==> flow/design.v <==
module coeff_selector #(
    parameter TAP_WIDTH      = 32,
    parameter FF_TAP_COUNT   = 4,
    parameter FB_TAP_COUNT   = 3,
    parameter NUM_LP_FILTERS   = 20
)
(
    input  logic [8:0]           filter_index,   
    output logic [FF_TAP_COUNT*TAP_WIDTH-1:0]   B_flat,        
    output logic [FB_TAP_COUNT*TAP_WIDTH-1:0]   A_flat         
);
    logic signed [TAP_WIDTH-1:0] mem [0:NUM_LP_FILTERS*2*FF_TAP_COUNT-1];
    initial begin
        mem[0*8+0*4+0] = 2;
        mem[0*8+0*4+1] = 6;
        mem[0*8+0*4+2] = 6;
        mem[0*8+0*4+3] = 2;
        mem[0*8+1*4+0] = -22432;
        mem[0*8+1*4+1] = 20560;
        mem[0*8+1*4+2] = -6303;
        mem[0*8+1*4+3] = 0;
        mem[1*8+0*4+0] = 14;
        mem[1*8+0*4+1] = 43;
        mem[1*8+0*4+2] = 43;
        mem[1*8+0*4+3] = 14;
        mem[1*8+1*4+0] = -20298;
        mem[1*8+1*4+1] = 17066;
        mem[1*8+1*4+2] = -4845;
        mem[1*8+1*4+3] = 0;
        mem[2*8+0*4+0] = 43;
        mem[2*8+0*4+1] = 130;
        mem[2*8+0*4+2] = 130;
        mem[2*8+0*4+3] = 43;
        mem[2*8+1*4+0] = -18179;
        mem[2*8+1*4+1] = 14050;
        mem[2*8+1*4+2] = -3715;
        mem[2*8+1*4+3] = 0;
        mem[3*8+0*4+0] = 92;
        mem[3*8+0*4+1] = 278;
        mem[3*8+0*4+2] = 278;
        mem[3*8+0*4+3] = 92;
        mem[3*8+1*4+0] = -16080;
        mem[3*8+1*4+1] = 11468;
        mem[3*8+1*4+2] = -2837;
        mem[3*8+1*4+3] = 0;
        mem[4*8+0*4+0] = 164;
        mem[4*8+0*4+1] = 493;
        mem[4*8+0*4+2] = 493;
        mem[4*8+0*4+3] = 164;
        mem[4*8+1*4+0] = -14004;
        mem[4*8+1*4+1] = 9282;
        mem[4*8+1*4+2] = -2154;
        mem[4*8+1*4+3] = 0;
        mem[5*8+0*4+0] = 259;
        mem[5*8+0*4+1] = 778;
        mem[5*8+0*4+2] = 778;
        mem[5*8+0*4+3] = 259;
        mem[5*8+1*4+0] = -11952;
        mem[5*8+1*4+1] = 7457;
        mem[5*8+1*4+2] = -1620;
        mem[5*8+1*4+3] = 0;
        mem[6*8+0*4+0] = 378;
        mem[6*8+0*4+1] = 1136;
        mem[6*8+0*4+2] = 1136;
        mem[6*8+0*4+3] = 378;
        mem[6*8+1*4+0] = -9922;
        mem[6*8+1*4+1] = 5962;
        mem[6*8+1*4+2] = -1201;
        mem[6*8+1*4+3] = 0;
        mem[7*8+0*4+0] = 523;
        mem[7*8+0*4+1] = 1569;
        mem[7*8+0*4+2] = 1569;
        mem[7*8+0*4+3] = 523;
        mem[7*8+1*4+0] = -7911;
        mem[7*8+1*4+1] = 4773;
        mem[7*8+1*4+2] = -868;
        mem[7*8+1*4+3] = 0;
        mem[8*8+0*4+0] = 692;
        mem[8*8+0*4+1] = 2078;
        mem[8*8+0*4+2] = 2078;
        mem[8*8+0*4+3] = 692;
        mem[8*8+1*4+0] = -5918;
        mem[8*8+1*4+1] = 3868;
        mem[8*8+1*4+2] = -599;
        mem[8*8+1*4+3] = 0;
        mem[9*8+0*4+0] = 888;
        mem[9*8+0*4+1] = 2666;
        mem[9*8+0*4+2] = 2666;
        mem[9*8+0*4+3] = 888;
        mem[9*8+1*4+0] = -3937;
        mem[9*8+1*4+1] = 3232;
        mem[9*8+1*4+2] = -376;
        mem[9*8+1*4+3] = 0;
        mem[10*8+0*4+0] = 1112;
        mem[10*8+0*4+1] = 3337;
        mem[10*8+0*4+2] = 3337;
        mem[10*8+0*4+3] = 1112;
        mem[10*8+1*4+0] = -1966;
        mem[10*8+1*4+1] = 2855;
        mem[10*8+1*4+2] = -181;
        mem[10*8+1*4+3] = 0;
        mem[11*8+0*4+0] = 1365;
        mem[11*8+0*4+1] = 4095;
        mem[11*8+0*4+2] = 4095;
        mem[11*8+0*4+3] = 1365;
        mem[11*8+1*4+0] = -0;
        mem[11*8+1*4+1] = 2730;
        mem[11*8+1*4+2] = -0;
        mem[11*8+1*4+3] = 0;
        mem[12*8+0*4+0] = 1649;
        mem[12*8+0*4+1] = 4948;
        mem[12*8+0*4+2] = 4948;
        mem[12*8+0*4+3] = 1649;
        mem[12*8+1*4+0] = 1966;
        mem[12*8+1*4+1] = 2855;
        mem[12*8+1*4+2] = 181;
        mem[12*8+1*4+3] = 0;
        mem[13*8+0*4+0] = 1967;
        mem[13*8+0*4+1] = 5901;
        mem[13*8+0*4+2] = 5901;
        mem[13*8+0*4+3] = 1967;
        mem[13*8+1*4+0] = 3937;
        mem[13*8+1*4+1] = 3232;
        mem[13*8+1*4+2] = 376;
        mem[13*8+1*4+3] = 0;
        mem[14*8+0*4+0] = 2322;
        mem[14*8+0*4+1] = 6966;
        mem[14*8+0*4+2] = 6966;
        mem[14*8+0*4+3] = 2322;
        mem[14*8+1*4+0] = 5918;
        mem[14*8+1*4+1] = 3868;
        mem[14*8+1*4+2] = 599;
        mem[14*8+1*4+3] = 0;
        mem[15*8+0*4+0] = 2718;
        mem[15*8+0*4+1] = 8154;
        mem[15*8+0*4+2] = 8154;
        mem[15*8+0*4+3] = 2718;
        mem[15*8+1*4+0] = 7911;
        mem[15*8+1*4+1] = 4773;
        mem[15*8+1*4+2] = 868;
        mem[15*8+1*4+3] = 0;
        mem[16*8+0*4+0] = 3159;
        mem[16*8+0*4+1] = 9479;
        mem[16*8+0*4+2] = 9479;
        mem[16*8+0*4+3] = 3159;
        mem[16*8+1*4+0] = 9922;
        mem[16*8+1*4+1] = 5962;
        mem[16*8+1*4+2] = 1201;
        mem[16*8+1*4+3] = 0;
        mem[17*8+0*4+0] = 3652;
        mem[17*8+0*4+1] = 10958;
        mem[17*8+0*4+2] = 10958;
        mem[17*8+0*4+3] = 3652;
        mem[17*8+1*4+0] = 11952;
        mem[17*8+1*4+1] = 7457;
        mem[17*8+1*4+2] = 1620;
        mem[17*8+1*4+3] = 0;
        mem[18*8+0*4+0] = 4204;
        mem[18*8+0*4+1] = 12612;
        mem[18*8+0*4+2] = 12612;
        mem[18*8+0*4+3] = 4204;
        mem[18*8+1*4+0] = 14004;
        mem[18*8+1*4+1] = 9282;
        mem[18*8+1*4+2] = 2154;
        mem[18*8+1*4+3] = 0;
        mem[19*8+0*4+0] = 4822;
        mem[19*8+0*4+1] = 14467;
        mem[19*8+0*4+2] = 14467;
        mem[19*8+0*4+3] = 4822;
        mem[19*8+1*4+0] = 16080;
        mem[19*8+1*4+1] = 11468;
        mem[19*8+1*4+2] = 2837;
        mem[19*8+1*4+3] = 0;
    end
    always_comb begin
        B_flat = '0;
        A_flat = '0;
        if (filter_index < NUM_LP_FILTERS) begin
            B_flat[0*TAP_WIDTH +: TAP_WIDTH] = mem[filter_index*8+0*4+0];
            B_flat[1*TAP_WIDTH +: TAP_WIDTH] = mem[filter_index*8+0*4+1];
            B_flat[2*TAP_WIDTH +: TAP_WIDTH] = mem[filter_index*8+0*4+2];
            B_flat[3*TAP_WIDTH +: TAP_WIDTH] = mem[filter_index*8+0*4+3];
            A_flat[0*TAP_WIDTH +: TAP_WIDTH] = mem[filter_index*8+1*4+0];
            A_flat[1*TAP_WIDTH +: TAP_WIDTH] = mem[filter_index*8+1*4+1];
            A_flat[2*TAP_WIDTH +: TAP_WIDTH] = mem[filter_index*8+1*4+2];
        end
    end
endmodule
module iir_filter 
#(
    parameter DATA_IN_WIDTH  = 16,
    parameter DATA_OUT_WIDTH = 32,
    parameter TAP_WIDTH      = 16,
    parameter FF_TAP_COUNT   = 4,
    parameter FB_TAP_COUNT   = 3
)
(
    input  wire                               clk,
    input  wire                               reset_n,
    input  wire   signed [DATA_IN_WIDTH-1:0]  data_in,
    output wire    signed [DATA_OUT_WIDTH-1:0] data_out,
    input  wire   [FF_TAP_COUNT*TAP_WIDTH-1:0] B_flat,
    input  wire   [FB_TAP_COUNT*TAP_WIDTH-1:0] A_flat
);
    reg signed [DATA_IN_WIDTH-1:0] x_delay [0:FF_TAP_COUNT-2];
    reg signed [DATA_OUT_WIDTH-1:0] y_delay [0:FF_TAP_COUNT-2];
    wire signed [DATA_OUT_WIDTH-1:0] w_product_a [0:FB_TAP_COUNT-1];
    wire signed [DATA_OUT_WIDTH-1:0] w_product_b [0:FF_TAP_COUNT-1];
    integer i, j;
    wire signed [DATA_OUT_WIDTH-1:0] sum;
    reg signed [DATA_IN_WIDTH-1:0] r_x;
    reg signed [DATA_OUT_WIDTH-1:0] data_out_reg;
    wire signed [TAP_WIDTH-1:0] B [0:FF_TAP_COUNT-1] ;
    wire signed [TAP_WIDTH-1:0] A [0:FB_TAP_COUNT-1] ;
    generate
        genvar k;
        for (k = 0; k < FF_TAP_COUNT; k = k + 1) begin : b_unpack
            assign B[k] = B_flat[k*TAP_WIDTH +: TAP_WIDTH];
        end
        for (k = 0; k < FB_TAP_COUNT; k = k + 1) begin : a_unpack
            assign A[k] = A_flat[k*TAP_WIDTH +: TAP_WIDTH];
        end
    endgenerate
    always @(posedge clk or negedge reset_n) begin
        if (!reset_n) begin
            for (i = 0; i < FF_TAP_COUNT-1; i = i + 1)
                x_delay[i] <= 0;
            for (j = 0; j < FF_TAP_COUNT-1; j = j + 1)
                y_delay[j] <= 0;
            r_x <= 0;
            data_out_reg <= 0;
        end else begin
            r_x <= data_in;
            for (i = 1; i < FF_TAP_COUNT-1; i = i + 1)
                x_delay[i] <= x_delay[i-1];
            x_delay[0] <= r_x;
            for (j = 1; j < FF_TAP_COUNT-1; j = j + 1)
                y_delay[j] <= y_delay[j-1];
            y_delay[0] <= sum >>> TAP_WIDTH-3;
            data_out_reg <= sum >>> TAP_WIDTH-3;
        end
    end
    generate
		 genvar o;
		 for (o = 0; o < FB_TAP_COUNT; o = o + 1) begin : a_loop
		 assign w_product_a[o] = (-(A[o]) * y_delay[o]);
		 end
    endgenerate
    generate
		 genvar c;
		 for (c = 1; c < FF_TAP_COUNT; c = c + 1) begin : b_loop
		 assign w_product_b[c] = B[c] * x_delay[c-1];
		 end
    endgenerate
    assign w_product_b[0] = B[0] * r_x;
    wire signed [DATA_OUT_WIDTH-1:0] sum_a = w_product_a[0]+w_product_a[1]+w_product_a[2];
    wire signed [DATA_OUT_WIDTH-1:0] sum_b = w_product_b[0]+w_product_b[1]+w_product_b[2]+w_product_b[3];
    assign sum = sum_a + sum_b;
    assign data_out = data_out_reg;
endmodule
module iir_variable_filter
#(
    parameter DATA_IN_WIDTH  = 16,
    parameter DATA_OUT_WIDTH = 32,
    parameter TAP_WIDTH      = 16,
    parameter FF_TAP_COUNT   = 4,
    parameter FB_TAP_COUNT   = 3,
    parameter NUM_LP_FILTERS = 20
)
(
    input  wire                               clk,
    input  wire                               reset_n,
    input  wire        [8:0]                  filter_index,
    input  wire signed [DATA_IN_WIDTH-1:0]    data_in,
    output wire signed [DATA_OUT_WIDTH-1:0]   data_out
);
    wire [FF_TAP_COUNT*TAP_WIDTH-1:0] B_flat;
    wire [FB_TAP_COUNT*TAP_WIDTH-1:0] A_flat;
    coeff_selector #(
        .TAP_WIDTH(TAP_WIDTH),
        .FF_TAP_COUNT(FF_TAP_COUNT),
        .FB_TAP_COUNT(FB_TAP_COUNT),
        .NUM_LP_FILTERS(NUM_LP_FILTERS)
    ) coeff_sel (
        .filter_index(filter_index),
        .B_flat(B_flat),
        .A_flat(A_flat)
    );
    iir_filter #(
        .DATA_IN_WIDTH(DATA_IN_WIDTH),
        .DATA_OUT_WIDTH(DATA_OUT_WIDTH),
        .TAP_WIDTH(TAP_WIDTH),
        .FF_TAP_COUNT(FF_TAP_COUNT),
        .FB_TAP_COUNT(FB_TAP_COUNT)
    ) IIR (
        .clk(clk),
        .reset_n(reset_n),
        .data_in(data_in),
        .data_out(data_out),
        .B_flat(B_flat),
        .A_flat(A_flat)
    );
endmodule
# Step by step through the tools: iir_variable_filter
# The steps from the RTL of iir_variable_filter to its reports follow in flow order.
# Line numbers count from 1 in the design file above.
# Operators carry their Yosys type and port widths (W data, S select, Z words).
# Library cell names are shortened.
# Not given: --
[setup]
top = "iir_variable_filter"
clock = "clk"
cell_library = "sky130hd"
pvt_corner = "tt_025C_1v80"

# Word-level counts
# Source: Yosys, flattened and elaborated. Widths are those after wreduce; folded enables and synchronous resets count as part of the registers. Registers that Yosys merges into a memory's read port (data or address) are not register bits. Print and check cells do not count. Equal cells are merged and count once.
# Yosys's memory passes give these memory sizes; they may raise the number of words (mostly to a power of two), join words into wider ones and drop unused or constant bits.
[bits]
regBits = 121
mem_bits_ro = 2560
n_memories = 1
out_inout_bits = 32
wordCells = 38
[classes]
addsub = 15
n_mul = 7
n_cmp = 1
n_mux = 7
[memory_table]
columns = ["name", "words", "width", "rd", "wr", "line_no", "source"]
rows = [
  ["coeff_sel.mem", 160, 16, 7, 0, 12, "logic signed [TAP_WIDTH-1:0] mem [0:NUM_LP_FILTERS*2*FF_TAP_COUNT-1];"],
]
[op_table]
columns = ["cell", "count"]
rows = [
  ["$mul A16 B16 Y32", 4],
  ["$mul A32 B19 Y32", 3],
  ["$add A32 B32 Y32", 6],
  ["$mux W16", 7],
  ["$neg A16 Y32", 3],
  ["$add A8 B2 Y8 const B", 3],
  ["$add A8 B1 Y8 const B", 2],
  ["$lt A9 B5 Y1 const B", 1],
  ["$add A8 B3 Y8 const B", 1],
]

# Longest topological paths
# Yosys ltp: most cells in a row. Word level: on the elaborated netlist, between registers, memories and ports. Mapped: between sequential cells and ports; inverters and the memories' decode and read muxes count.
[logic_depth]
word_depth = 7
abc_area = 0
depth_mapped = 49
mapped_depth_nobuf = 47

# Mapped cells and area
# The flow's flattened synthesis, as Yosys stat reports it; memories are mapped. The netlist is that of the ABC_AREA named above (0 if unset); the other value can give another one.
[types]
columns = ["type", "count", "type_area_um2"]
rows = [
  ["fa_1", 2006, 4.02E+04],
  ["inv_1", 2336, 8768.41],
  ["ha_1", 581, 7.27E+03],
  ["and2_1", 736, 4.6E+03],
  ["nand2_1", 1114, 4181.51],
  ["dfrtp_1", 121, 3.03E+03],
  ["clkbuf_1", 339, 1272.47],
  ["xnor2_1", 135, 1.18E+03],
  ["nand2b_1", 84, 525.504],
  ["nor2b_1", 60, 375.36],
  ["and3_1", 56, 350.336],
  ["nor2_1", 91, 341.578],
  ["a21oi_1", 62, 310.298],
  ["o21ai_0", 44, 220.211],
  ["xor2_1", 25, 218.96],
  ["buf_4", 18, 135.13],
  ["nor3_1", 23, 115.11],
  ["buf_6", 10, 112.608],
]
# Not listed: further types 66, cells in them 191.
[mapped]
cells = 8032
area_um2 = 74615.3
ffs = 121
n_buf = 388
# The figures by module come from a second, unflattened synthesis with its own total; it is not the netlist above.
[unflattened]
cells_unflattened = 8801
hier_area_um2 = 83382.5
# Each row is one instance without its submodules.
[by_module]
columns = ["module", "instances", "cells", "area_um2"]
rows = [
  ["iir_filter", 1, 8393, 80876.3],
  ["coeff_selector", 1, 408, 2506.2],
  ["iir_variable_filter", 1, 0, 0.0],
]

# Worst setup path after synthesis
# OpenSTA on the mapped netlist: ideal clock, no wires. The path of least setup slack (recovery checks aside). Input and output delay are each 20% of the period. Register names are those of the netlist, which keeps one name where synthesis merged equal registers.
[synth_timing]
path_kind = "input port to flip-flop"
start = "input port filter_index[1]"
end = "register IIR.y_delay[0][18]"
clock_period_ns = 15.0
setup_ns = 0.134
launch_ns = 3.000
arrival_ns = 14.491
path_slack_ns = 0.375
path_delay_ns = 11.625
path_stages = 46
path_buffers = 5
period_less_setup_slack_ns = 14.625
# "path_delay_ns" is the arrival time less input delay plus setup time.
# "path_stages": output pins that drive a net of the path, with the launching flip-flop's if there is one; two outputs of one cell count as two.
# "period_less_setup_slack_ns" = period - worst setup slack (recovery checks aside). The figure is calculated, with input and output delays left at 20% of the set period.
# The rows between start and end are the longest chain of elaborated cells between them; the timing report does not say that the signal goes this way. Where chains are equally long, one stands for them.
# A line is the first line of the expression or statement that the cell stems from. Yosys adds cells for indexed reads and writes and turns some case tables into memories.
# A memory read counts as a cell of the chain, while the word-level depth stops at memories.
# A register here has more assigning lines than the two given.
[synth_between]
path_cell_list = "buf_2 > inv_1 > ha_1 > buf_2 > or2_4 > o311a_1 > o31ai_4 > nand3_2 > nand2b_4 > or2_4 > clkbuf_1 > clkbuf_1 > ha_1 > clkbuf_1 > nand2b_1 > fa_1 > inv_1 > fa_1 > (+10 left out) > fa_1 > fa_1 > inv_1 > fa_1 > inv_1 > ha_1 > a21o_1 > a21o_1 > a221oi_1 > o21ai_1 > a31oi_1 > o22ai_1 > a221o_1 > a21oi_1 > o21bai_1 > a21o_1 > a21oi_1 > xnor3_1"
elab_chain_len = 9
cells_between = 31
[synth_rtl]
columns = ["item", "line_no", "source"]
rows = [
  ["start, declared", 273, "input  wire        [8:0]                  filter_index,"],
  ["$add A8 B3 Y8", 184, "A_flat[1*TAP_WIDTH +: TAP_WIDTH] = mem[filter_index*8+1*4+1];"],
  ["$add A8 B1 Y8", 184, ""],
  ["$mem_v2 Z160 W16", 12, "logic signed [TAP_WIDTH-1:0] mem [0:NUM_LP_FILTERS*2*FF_TAP_COUNT-1];"],
  ["$mux W16", 178, "if (filter_index < NUM_LP_FILTERS) begin"],
  ["$neg A16 Y32", 246, ""],
  ["$mul A32 B19 Y32", 246, ""],
  ["$add A32 B32 Y32 (2 in a row)", 256, ""],
  ["$add A32 B32 Y32", 258, "assign sum = sum_a + sum_b;"],
  ["end, assigned", 238, "y_delay[j] <= y_delay[j-1];"],
  ["end, assigned", 239, "y_delay[0] <= sum >>> TAP_WIDTH-3;"],
  ["end, declared", 206, "reg signed [DATA_OUT_WIDTH-1:0] y_delay [0:FF_TAP_COUNT-2];"],
]

# Path in the finished layout
# From the final timing report of job 2: the path of least setup slack in the routed layout; clock arrival at registers is part of the times.
[layout_timing]
path_kind = "input port to flip-flop"
start = "input port filter_index[6]"
end = "register IIR.y_delay[0][18]"
clock_period_ns = 15.0
setup_ns = 0.12
launch_ns = 3.00
arrival_ns = 15.27
path_slack_ns = 0.19
path_stages = 41
path_buffers = 5
# The rows between start and end are the longest chain of elaborated cells between them; the timing report does not say that the signal goes this way. Where chains are equally long, one stands for them.
# A register here has more assigning lines than the two given.
[layout_between]
path_cell_list = "clkdlybuf4s50_1 > nor4_4 > buf_12 > buf_4 > o21ai_0 > a311oi_2 > buf_4 > nor2_2 > nand2_2 > nor2_1 > nor2_4 > clkbuf_4 > nand2_1 > fa_1 > inv_1 > fa_1 > fa_1 > fa_1 > (+5 left out) > fa_1 > fa_1 > fa_1 > inv_1 > fa_1 > inv_1 > ha_1 > and3_4 > a221oi_4 > o21ai_4 > a31oi_4 > o22ai_4 > a221o_1 > a21oi_2 > o21bai_2 > a21o_1 > a21oi_4 > xnor3_1"
elab_chain_len = 7
cells_between = 24
cone_lines = 7
[layout_rtl]
columns = ["item", "line_no", "source"]
rows = [
  ["start, declared", 273, "input  wire        [8:0]                  filter_index,"],
  ["$lt A9 B5 Y1", 178, "if (filter_index < NUM_LP_FILTERS) begin"],
  ["$mux W16", 178, ""],
  ["$neg A16 Y32", 246, ""],
  ["$mul A32 B19 Y32", 246, ""],
  ["$add A32 B32 Y32 (2 in a row)", 256, ""],
  ["$add A32 B32 Y32", 258, "assign sum = sum_a + sum_b;"],
  ["end, assigned", 238, "y_delay[j] <= y_delay[j-1];"],
  ["end, assigned", 239, "y_delay[0] <= sum >>> TAP_WIDTH-3;"],
  ["end, declared", 206, "reg signed [DATA_OUT_WIDTH-1:0] y_delay [0:FF_TAP_COUNT-2];"],
]

# Record of 3 stored runs of the RTL-to-layout flow on iir_variable_filter, platform sky130hd. The runs are unordered. Constraints: input delay and output delay 20% of the set period each, output load 0.01 pF.
# "achieved_clock_period_ns" means the clock period less the worst setup slack. The figure is calculated, with input and output delays left at 20% of the set period.
# By "worstPathTime_ns" is meant the share of the clock period that the worst setup path is allowed (20% is reserved at inputs, 20% at outputs), minus its slack. Clock arrival times at its registers enter into it.

[[run]]
name = "job 1"
[run.settings]
ABC_AREA = 1
CELL_PAD_IN_SITES_DETAIL_PLACEMENT = 1
CELL_PAD_IN_SITES_GLOBAL_PLACEMENT = 0
CORE_ASPECT_RATIO = 0.65
CORE_MARGIN = 8
CORE_UTILIZATION = 40
CTS_CLUSTER_DIAMETER = 351
GPL_TIMING_DRIVEN = 0
MAX_ROUTING_LAYER = "met4"
MIN_ROUTING_LAYER = "met2"
PLACE_DENSITY_LB_ADDON = 0.03
SETUP_SLACK_MARGIN = 1.47
period_ns = 10.6
CAP_MARGIN = 20
SLEW_MARGIN = 20
[run.results]
outcome = "no final report: routing broke off with GRT-0116"

[[run]]
name = "job 2"
[run.settings]
CELL_PAD_IN_SITES_DETAIL_PLACEMENT = 1
CELL_PAD_IN_SITES_GLOBAL_PLACEMENT = 1
CORE_ASPECT_RATIO = 0.65
CORE_MARGIN = 8
CORE_UTILIZATION = 40
GPL_TIMING_DRIVEN = 0
MAX_ROUTING_LAYER = "met4"
period_ns = 15.0
CAP_MARGIN = 20
SLEW_MARGIN = 20
[run.results]
synthArea_um2 = 74615.3
design_die_area_um2 = 200936.0
stdcell_area_um2 = 81807.2
post_route_util_pct = 44.3
setup_ws_ns = 0.195
fin_tns_ns = 0.000
timing.hold.ws_ns = 0.394
achieved_clock_period_ns = 14.805
worstPathTime_ns = 11.81
worst_setup_path_type = "input port to flip-flop"

[[run]]
name = "job 3"
[run.settings]
CAP_MARGIN = 35
CORE_ASPECT_RATIO = 0.55
CORE_MARGIN = 6
CORE_UTILIZATION = 49
CTS_CLUSTER_DIAMETER = 137
GPL_ROUTABILITY_DRIVEN = 1
GPL_TIMING_DRIVEN = 1
HOLD_SLACK_MARGIN = -0.07
MAX_ROUTING_LAYER = "met4"
MIN_ROUTING_LAYER = "met1"
PLACE_DENSITY_LB_ADDON = 0.0
SETUP_SLACK_MARGIN = -1.39
SLEW_MARGIN = 25
TNS_END_PERCENT = 15
period_ns = 22.1
[run.results]
synthArea_um2 = 74615.3
design_die_area_um2 = 162207.0
stdcell_area_um2 = 78470.3
post_route_util_pct = 52.3
setup_ws_ns = 3.343
fin_tns_ns = 0.000
timing.hold.ws_ns = 0.589
achieved_clock_period_ns = 18.757
worstPathTime_ns = 14.34
worst_setup_path_type = "input port to flip-flop"
